==> flow/design.v <==
module URP_PCIE_CRC32_GEN
#(
    parameter   DATA_WIDTH              = 224,
    parameter   CRC_WIDTH               = 32
)
(
    input   wire    [DATA_WIDTH-1:0]    data_i,
    output  logic   [CRC_WIDTH-1:0]     checksum_o
);
    logic           [DATA_WIDTH-1:0]    dividend;
    logic           [CRC_WIDTH-1:0]     crc_temp;
    always_comb begin
        dividend                            = data_i;
        crc_temp                            = 32'h00000000;
        for (int unsigned i = 0; i < DATA_WIDTH; i = i + 1) begin
            if (crc_temp[CRC_WIDTH-1] != dividend[DATA_WIDTH-1]) begin
                crc_temp                        = (crc_temp << 1) ^ 32'h814141AB;
            end 
            else begin
                crc_temp                        = crc_temp << 1;
            end
            dividend                            = dividend << 1;
        end
    end
    assign  checksum_o                  = crc_temp;   
endmodule
module URP_PCIE_RX_DATA_LINK_LAYER (
    input   logic                   clk,
    input   logic                   rst_n,
    input   logic   [267:0]         tlp_data_i,  
    input   logic                   tlp_data_valid_i,  
    output  logic                   tlp_data_ready_o,  
    output  logic   [31:0]          dllp_o,  
    output  logic                   dllp_valid_o,  
    input   logic                   dllp_read_i,  
    output  logic   [223:0]         tlp_data_o,  
    output  logic                   tlp_data_valid_o,  
    input   logic                   tlp_data_ready_i  
);
    logic [31:0]                lcrc_computed;       
    logic [31:0]                lcrc_received;       
    logic                       lcrc_valid;          
    logic [11:0]                sequence_number;     
    logic [11:0]                sequence_expected;   
    logic                       nak_scheduled_flag; 
    logic                       ack_scheduled_flag;
    logic [31:0]                dllp_data_gen;       
    logic lcrc_valid_o;
    logic [267:0] tlp_data_with_crc;
    logic [235:0] tlp_data_no_crc;
    logic [223:0] tlp_data_reg;
    logic valid;
    URP_PCIE_CRC32_GEN #(
        .DATA_WIDTH(236),   
        .CRC_WIDTH(32)      
    ) lcrc_gen (
        .data_i(tlp_data_i[267:32]),  
        .checksum_o(lcrc_computed)                     
    );
    always_comb begin
        lcrc_valid = 1'b1;
        lcrc_received = tlp_data_i[31:0];   
        if (lcrc_computed == lcrc_received) begin
            lcrc_valid = 1'b1;  
        end else begin
            lcrc_valid = 1'b0;
        end
    end
    always_ff @(posedge clk or negedge rst_n) begin
        if (!rst_n) begin
            sequence_expected <= 12'b0;   
            ack_scheduled_flag <= 1'b0;  
            nak_scheduled_flag <= 1'b0;  
            tlp_data_reg <= 223'b0;
            valid <= 1'b0;
            sequence_number <= 12'b0;
        end else if ( tlp_data_valid_i == lcrc_valid ) begin
            sequence_number = tlp_data_i[267:256];  
            if (sequence_number > sequence_expected) begin
                nak_scheduled_flag <= 1'b1;   
                ack_scheduled_flag <= 1'b0;   
                valid <= 1'b0;
            end else if (sequence_number < sequence_expected) begin
                nak_scheduled_flag <= 1'b0;   
                ack_scheduled_flag <= 1'b1;   
                valid <= 1'b1;
            end else if(sequence_number == sequence_expected) begin  
                tlp_data_reg <= tlp_data_i[255:32];
                valid <= 1'b1;
                sequence_expected <= sequence_expected + 1;  
            end
        end
    end
    always_ff @(posedge clk or negedge rst_n) begin
        if (!rst_n) begin
            dllp_data_gen <= 32'd0;
            dllp_valid_o <= 1'b0;
        end else if (tlp_data_valid_i && lcrc_valid) begin
            if (ack_scheduled_flag) begin  
                dllp_data_gen <= {20'b0,sequence_expected-1};  
                dllp_valid_o <= 1'b1;  
            end else if (nak_scheduled_flag) begin  
                dllp_data_gen <= {3'b0, 1'b1, 16'b0, sequence_expected};  
                dllp_valid_o <= 1'b1;  
            end else begin  
                dllp_valid_o <= 1'b0;  
            end
        end
    end
    assign tlp_data_o = tlp_data_reg;   
    assign tlp_data_valid_o = tlp_data_valid_i && lcrc_valid && valid;  
    assign tlp_data_ready_o = tlp_data_ready_i;  
    assign dllp_o = dllp_data_gen;
endmodule
== Step by step through the tools: URP_PCIE_RX_DATA_LINK_LAYER ==
The steps from the RTL of URP_PCIE_RX_DATA_LINK_LAYER to its reports follow in flow order.
Lines are those of the file above, counted from 1.
Library cell names are shortened.
Not given: -

* Top: URP_PCIE_RX_DATA_LINK_LAYER
* Clock port: clk
* Library: sky130hd
* Timing corner: tt_025C_1v80

== Word level ==
Counts by Yosys on the flattened word-level netlist (proc, flatten, opt, wreduce; memories kept). Register bits leave out memories and registers merged into their read ports (data or address). Print and check cells are left out. Cells with the same type and inputs are merged into one.

* Register bits after elaboration: 272
* Latch bits: 0
* Memory bits (writable): 0
* Bits in read-only memories: 0
* Word width x clocked read ports: 0
* Memories: 0
* Input bits: 273
* Output and inout bits: 259
* Word-level cells: 743

* $add $sub $neg: 2
* $mul: 0
* Divide/modulo/power cells: 0
* Order comparisons: 2
* Equal/unequal tests: 238
* Shift-type cells: 0
* Multiplexer cells: 248
* Bitwise logic cells: 237
* Reduce/logical cells: 9

{| class="wikitable"
|+ Operators with widths
! kind !! number
|-
| 32-bit 2-to-1 mux || 238
|-
| 11-bit inverter || 235
|-
| 1-bit inequality test || 235
|-
| 32-bit equality test || 1
|-
| 12-bit by 1-bit subtractor with 13-bit output with constant B || 1
|-
| 12-bit by 1-bit adder with 12-bit output with constant B || 1
|-
| 12-bit > comparator || 1
|-
| 12-bit < comparator || 1
|-
| 12-bit equality test || 1
|-
| 1-bit 2-to-1 mux || 10
|-
| 2-bit AND reduction || 3
|-
| 2-bit nonzero test || 2
|-
| 4-bit AND reduction || 1
|-
| 3-bit nonzero test || 1
|-
| 1-bit logical AND || 2
|-
| 1-bit inverter || 2
|-
| 1-bit equality test || 1
|}

== Longest topological paths ==
Longest topological path by Yosys (ltp), each cell counted once; first at word level (registers and memories cut), then after technology mapping (sequential cells cut; the memories' decode and read muxes count).

* Word-level depth: 475
* ABC_AREA: 0
* Depth in mapped cells: 47
* Gate-level depth less buffers: 42

== Synthesis result ==
Source: synth_stat.txt of the flow (Yosys; design flattened, memories mapped). It holds for the ABC_AREA given above (unset counts as 0); a run with the other value may have another netlist.

{| class="wikitable"
|+ Cells by type
! cell !! number !! area in all (um^2)
|-
| xnor3_1 || 542 || 1.22E+04
|-
| dfrtp_1 || 254 || 6.36E+03
|-
| xnor2_1 || 681 || 5,964.47
|-
| nand2_1 || 700 || 2,627.52
|-
| xor2_1 || 247 || 2.16E+03
|-
| xor3_1 || 74 || 1.76E+03
|-
| xnor3_2 || 69 || 1.64E+03
|-
| xnor2_2 || 68 || 1.11E+03
|-
| xnor2_4 || 17 || 467.949
|-
| xor2_2 || 25 || 406.64
|-
| xor3_2 || 11 || 275.264
|-
| clkbuf_1 || 55 || 206.448
|-
| ha_1 || 15 || 187.68
|-
| buf_4 || 24 || 180.173
|-
| o21ai_0 || 21 || 105.101
|-
| mux2i_1 || 10 || 100.096
|-
| inv_1 || 20 || 75.072
|-
| nor3_1 || 12 || 60.058
|}

Not listed: further types 34, cells in them 104.

* Mapped cells: 2,949
* Cell area after synthesis: 36,596.3 um^2
* Area of sequential cells: 6,356.1 um^2
* Mapped flip-flops: 254
* Buffers: 94

By module: a second synthesis without flattening, with its own total; a netlist apart from the flattened one above.

* Cell total of the unflattened synthesis: 2,507
* Area (unflattened synthesis): 36,856.6 um^2

Each row is one instance without its submodules.

{| class="wikitable"
|+ Modules
! module !! instances !! cells !! area (um^2) !! sequential area (um^2)
|-
| URP_PCIE_CRC32_GEN || 1 || 1,780 || 26,196.4 || 0.0
|-
| URP_PCIE_RX_DATA_LINK_LAYER || 1 || 727 || 10,660.2 || 6,356.1
|}

== Timing after synthesis ==
Path of least setup slack by OpenSTA after synthesis, without wires, with an ideal clock, recovery checks aside; 20% of the period is set as input and as output delay. Where synthesis merged equal registers, the netlist keeps one of their names.

* Path kind: input port to output port
* Start: input port tlp_data_i[265]
* End: output port tlp_data_valid_o
* Clock period: 29,000 ps
* Input delay: 5,800 ps
* External output delay: 5,800 ps
* Time at the first pin: 5,800 ps
* Arrival: 20,680 ps
* Data required time: 23,200 ps
* Slack: 2,520 ps
* Delay of the path: 14,880 ps
* Driving pins on the path: 39
* Buffers on the path: 2
* Synthesis period reached: 26,480 ps

"delay of the path" = arrival - input delay + setup time.
At an output port there is no setup time.
"driving pins on the path" counts driving pins, that of a launching flip-flop among them; a cell with two outputs on the path counts twice.
"synthesis period reached" = period - worst setup slack (recovery checks aside). The figure is calculated, with input and output delays left at 20% of the set period.
The rows between start and end are the longest chain of elaborated cells between them; the timing report does not say that the signal goes this way. Where chains are equally long, one stands for them.
Each line given opens the expression or statement behind the cell; cells for indexed reads and writes are added by Yosys, which also makes memories of some case tables.

* Path through: buf_6 > xnor2_2 > xnor3_2 > xnor2_4 > xor3_2 > xnor3_2 > xor2_2 > xnor3_2 > xnor3_2 > xnor3_1 > xnor3_2 > xnor3_2 > xnor3_1 > xnor3_2 > xnor3_2 > xnor3_1 > buf_4 > xnor3_1 > [... 3 more ...] > xnor3_2 > xnor3_1 > xnor3_2 > xnor3_2 > xor3_4 > xnor3_1 > xnor3_1 > xor3_2 > xnor3_1 > xor2_2 > xor2_1 > xnor3_2 > xnor2_1 > or4_1 > a221o_1 > a2111oi_2 > ha_1 > and2_1
* Length of the longest elaborated chain: 472
* Elaborated cells on any way between the ends: 705
* Those cells by class: eq/ne (235); mux (235); logic (233); reduce/logical (2)

{| class="wikitable"
|+ Ends and longest elaborated chain, after synthesis
! element !! line !! source
|-
| start: declaration || 30 || <nowiki>input   logic   [267:0]         tlp_data_i,</nowiki>
|-
| 1-bit inequality test || 16 || <nowiki>if (crc_temp[CRC_WIDTH-1] != dividend[DATA_WIDTH-1]) begin</nowiki>
|-
| 32-bit 2-to-1 mux || 16 ||
|-
| 1-bit inequality test || 16 ||
|-
| 32-bit 2-to-1 mux || 16 ||
|-
| 11-bit inverter || - ||
|-
| 32-bit 2-to-1 mux || 16 ||
|-
| 1-bit inequality test || 16 ||
|-
| [... 457 more ...] || - ||
|-
| 11-bit inverter || - ||
|-
| 32-bit 2-to-1 mux || 16 ||
|-
| 1-bit inequality test || 16 ||
|-
| 32-bit 2-to-1 mux || 16 ||
|-
| 32-bit equality test || 63 || <nowiki>if (lcrc_computed == lcrc_received) begin</nowiki>
|-
| 1-bit 2-to-1 mux || 63 ||
|-
| 1-bit logical AND x2 || 111 || <nowiki>assign tlp_data_valid_o = tlp_data_valid_i && lcrc_valid && valid;</nowiki>
|-
| end: declaration || 37 || <nowiki>output  logic                   tlp_data_valid_o,</nowiki>
|}

== Path in the finished layout ==
Path of least setup slack in the final report of entry A (OpenROAD, finished layout, wires in). Where an end is a register, its clock arrival counts in the times.
The report prints the path's times to 10 ps; the period is as set.

* Path kind: input port to output port
* Start: input port tlp_data_i[250]
* End: output port tlp_data_valid_o
* Clock period: 36,400 ps
* Input delay: 7,280 ps
* External output delay: 7,280 ps
* Time at the first pin: 7,280 ps
* Arrival: 23,980 ps
* Data required time: 29,120 ps
* Slack: 5,140 ps
* Driving pins on the path: 45
* Buffers on the path: 8

The rows between start and end are the longest chain of elaborated cells between them; the timing report does not say that the signal goes this way. Where chains are equally long, one stands for them.

* Path through: clkdlybuf4s50_1 > xnor2_2 > buf_4 > xnor2_2 > xnor3_2 > xnor2_4 > buf_4 > xnor3_2 > xnor3_1 > xnor3_2 > xnor3_2 > xnor3_1 > xnor2_4 > buf_12 > buf_12 > xnor2_4 > xnor3_2 > xnor3_2 > [... 9 more ...] > xor3_1 > xnor3_2 > xnor3_2 > xnor3_1 > xnor3_2 > xor2_4 > xnor2_1 > xnor3_2 > xnor3_2 > xor3_2 > xnor3_2 > xnor2_1 > or4_1 > a221o_1 > a2111oi_4 > ha_2 > and2_2 > clkdlybuf4s50_1
* Length of the longest elaborated chain: 442
* Elaborated cells on any way between the ends: 660
* Those cells by class: eq/ne (220); mux (220); logic (218); reduce/logical (2)

{| class="wikitable"
|+ Ends and longest elaborated chain, after layout
! element !! line !! source
|-
| start: declaration || 30 || <nowiki>input   logic   [267:0]         tlp_data_i,</nowiki>
|-
| 1-bit inequality test || 16 || <nowiki>if (crc_temp[CRC_WIDTH-1] != dividend[DATA_WIDTH-1]) begin</nowiki>
|-
| 32-bit 2-to-1 mux || 16 ||
|-
| 11-bit inverter || - ||
|-
| 32-bit 2-to-1 mux || 16 ||
|-
| 1-bit inequality test || 16 ||
|-
| 32-bit 2-to-1 mux || 16 ||
|-
| 11-bit inverter || - ||
|-
| [... 427 more ...] || - ||
|-
| 11-bit inverter || - ||
|-
| 32-bit 2-to-1 mux || 16 ||
|-
| 1-bit inequality test || 16 ||
|-
| 32-bit 2-to-1 mux || 16 ||
|-
| 32-bit equality test || 63 || <nowiki>if (lcrc_computed == lcrc_received) begin</nowiki>
|-
| 1-bit 2-to-1 mux || 63 ||
|-
| 1-bit logical AND x2 || 111 || <nowiki>assign tlp_data_valid_o = tlp_data_valid_i && lcrc_valid && valid;</nowiki>
|-
| end: declaration || 37 || <nowiki>output  logic                   tlp_data_valid_o,</nowiki>
|}

==> runs of URP_PCIE_RX_DATA_LINK_LAYER <==
6 stored runs of URP_PCIE_RX_DATA_LINK_LAYER in the flow (synthesis by Yosys, layout by OpenROAD, sky130hd cells), in arbitrary order. Constraints: input delay and output delay 20% of the set period each, output load 0.01 pF.
By "clock period reached" is meant the clock period of the run minus its worst setup slack. This is arithmetic on one report: input and output delays are still those of the set period (20% each).
By "time of the worst setup path" is meant the share of the clock period that the worst setup path is allowed (20% is reserved at inputs, 20% at outputs), minus its slack. Clock arrival times at its registers enter into it.
"time of the worst setup path" is known to 10 ps.

=== Entry A ===
{| class="wikitable"
! Setting !! Value
|-
| CELL_PAD_IN_SITES_DETAIL_PLACEMENT || 0
|-
| CORE_UTILIZATION || 44
|-
| CTS_CLUSTER_SIZE || 86
|-
| MIN_ROUTING_LAYER || met2
|-
| PLACE_DENSITY_LB_ADDON || 0.14
|-
| SETUP_SLACK_MARGIN || 5.0
|-
| period_ns || 36.4
|-
| CAP_MARGIN || 20
|-
| CORE_MARGIN || 2
|-
| SLEW_MARGIN || 20
|-
! Result !! Value
|-
| Chip area after synthesis (Yosys) || 36,596.3 um^2
|-
| Overall die area || 85,497.8 um^2
|-
| Std-cell area (final layout) || 48,709.2 um^2
|-
| Setup slack of the critical path || 5,142 ps
|-
| Lowest hold slack || 474 ps
|-
| Clock period reached || 31,258 ps
|-
| Time of the worst setup path || 16,700 ps
|-
| Class of the worst setup path || input port to output port
|}

=== Entry B ===
{| class="wikitable"
! Setting !! Value
|-
| CELL_PAD_IN_SITES_DETAIL_PLACEMENT || 1
|-
| CORE_MARGIN || 4
|-
| CORE_UTILIZATION || 68
|-
| HOLD_SLACK_MARGIN || 0.19
|-
| MAX_ROUTING_LAYER || met5
|-
| PLACE_DENSITY || 0.9
|-
| SETUP_SLACK_MARGIN || 2.59
|-
| period_ns || 21.0
|-
| CAP_MARGIN || 20
|-
| SLEW_MARGIN || 20
|}
Incomplete, placement halted on a tool error.

=== Entry C ===
{| class="wikitable"
! Setting !! Value
|-
| CELL_PAD_IN_SITES_GLOBAL_PLACEMENT || 0
|-
| CORE_UTILIZATION || 20
|-
| CTS_CLUSTER_DIAMETER || 170
|-
| MIN_ROUTING_LAYER || met1
|-
| PLACE_DENSITY_LB_ADDON || 0.13
|-
| SLEW_MARGIN || 25
|-
| TNS_END_PERCENT || 80
|-
| period_ns || 24.2
|-
| CAP_MARGIN || 20
|-
| CORE_MARGIN || 2
|-
! Result !! Value
|-
| Chip area after synthesis (Yosys) || 36,596.3 um^2
|-
| Overall die area || 186,421.0 um^2
|-
| Std-cell area (final layout) || 55,637.1 um^2
|-
| Setup slack of the critical path || -795 ps
|-
| Lowest hold slack || 470 ps
|-
| Clock period reached || 24,995 ps
|-
| Time of the worst setup path || 15,320 ps
|-
| Class of the worst setup path || input port to output port
|}

=== Entry D ===
{| class="wikitable"
! Setting !! Value
|-
| SETUP_SLACK_MARGIN || 3.72
|-
| period_ns || 28.6
|-
| CAP_MARGIN || 20
|-
| CORE_MARGIN || 2
|-
| CORE_UTILIZATION || 40
|-
| SLEW_MARGIN || 20
|-
! Result !! Value
|-
| Chip area after synthesis (Yosys) || 36,596.3 um^2
|-
| Overall die area || 93,926.9 um^2
|-
| Std-cell area (final layout) || 50,024.2 um^2
|-
| Setup slack of the critical path || 1,456 ps
|-
| Lowest hold slack || 468 ps
|-
| Clock period reached || 27,144 ps
|-
| Time of the worst setup path || 15,700 ps
|-
| Class of the worst setup path || input port to output port
|}

=== Entry E ===
{| class="wikitable"
! Setting !! Value
|-
| CELL_PAD_IN_SITES_DETAIL_PLACEMENT || 0
|-
| CORE_UTILIZATION || 65
|-
| GPL_ROUTABILITY_DRIVEN || 0
|-
| MIN_ROUTING_LAYER || met1
|-
| period_ns || 34.1
|-
| CAP_MARGIN || 20
|-
| CORE_MARGIN || 2
|-
| SLEW_MARGIN || 20
|-
! Result !! Value
|-
| Chip area after synthesis (Yosys) || 36,596.3 um^2
|-
| Overall die area || 58,216.0 um^2
|-
| Std-cell area (final layout) || 43,459.2 um^2
|-
| Setup slack of the critical path || 1,084 ps
|-
| Lowest hold slack || 468 ps
|-
| Clock period reached || 33,016 ps
|-
| Time of the worst setup path || 19,380 ps
|-
| Class of the worst setup path || input port to output port
|}

=== Entry F ===
{| class="wikitable"
! Setting !! Value
|-
| CORE_UTILIZATION || 68
|-
| period_ns || 28.6
|-
| CAP_MARGIN || 20
|-
| CORE_MARGIN || 2
|-
| SLEW_MARGIN || 20
|-
! Result !! Value
|-
| Chip area after synthesis (Yosys) || 36,596.3 um^2
|-
| Overall die area || 55,688.9 um^2
|-
| Std-cell area (final layout) || 46,309.4 um^2
|-
| Setup slack of the critical path || 204 ps
|-
| Lowest hold slack || 473 ps
|-
| Clock period reached || 28,396 ps
|-
| Time of the worst setup path || 16,960 ps
|-
| Class of the worst setup path || input port to output port
|}
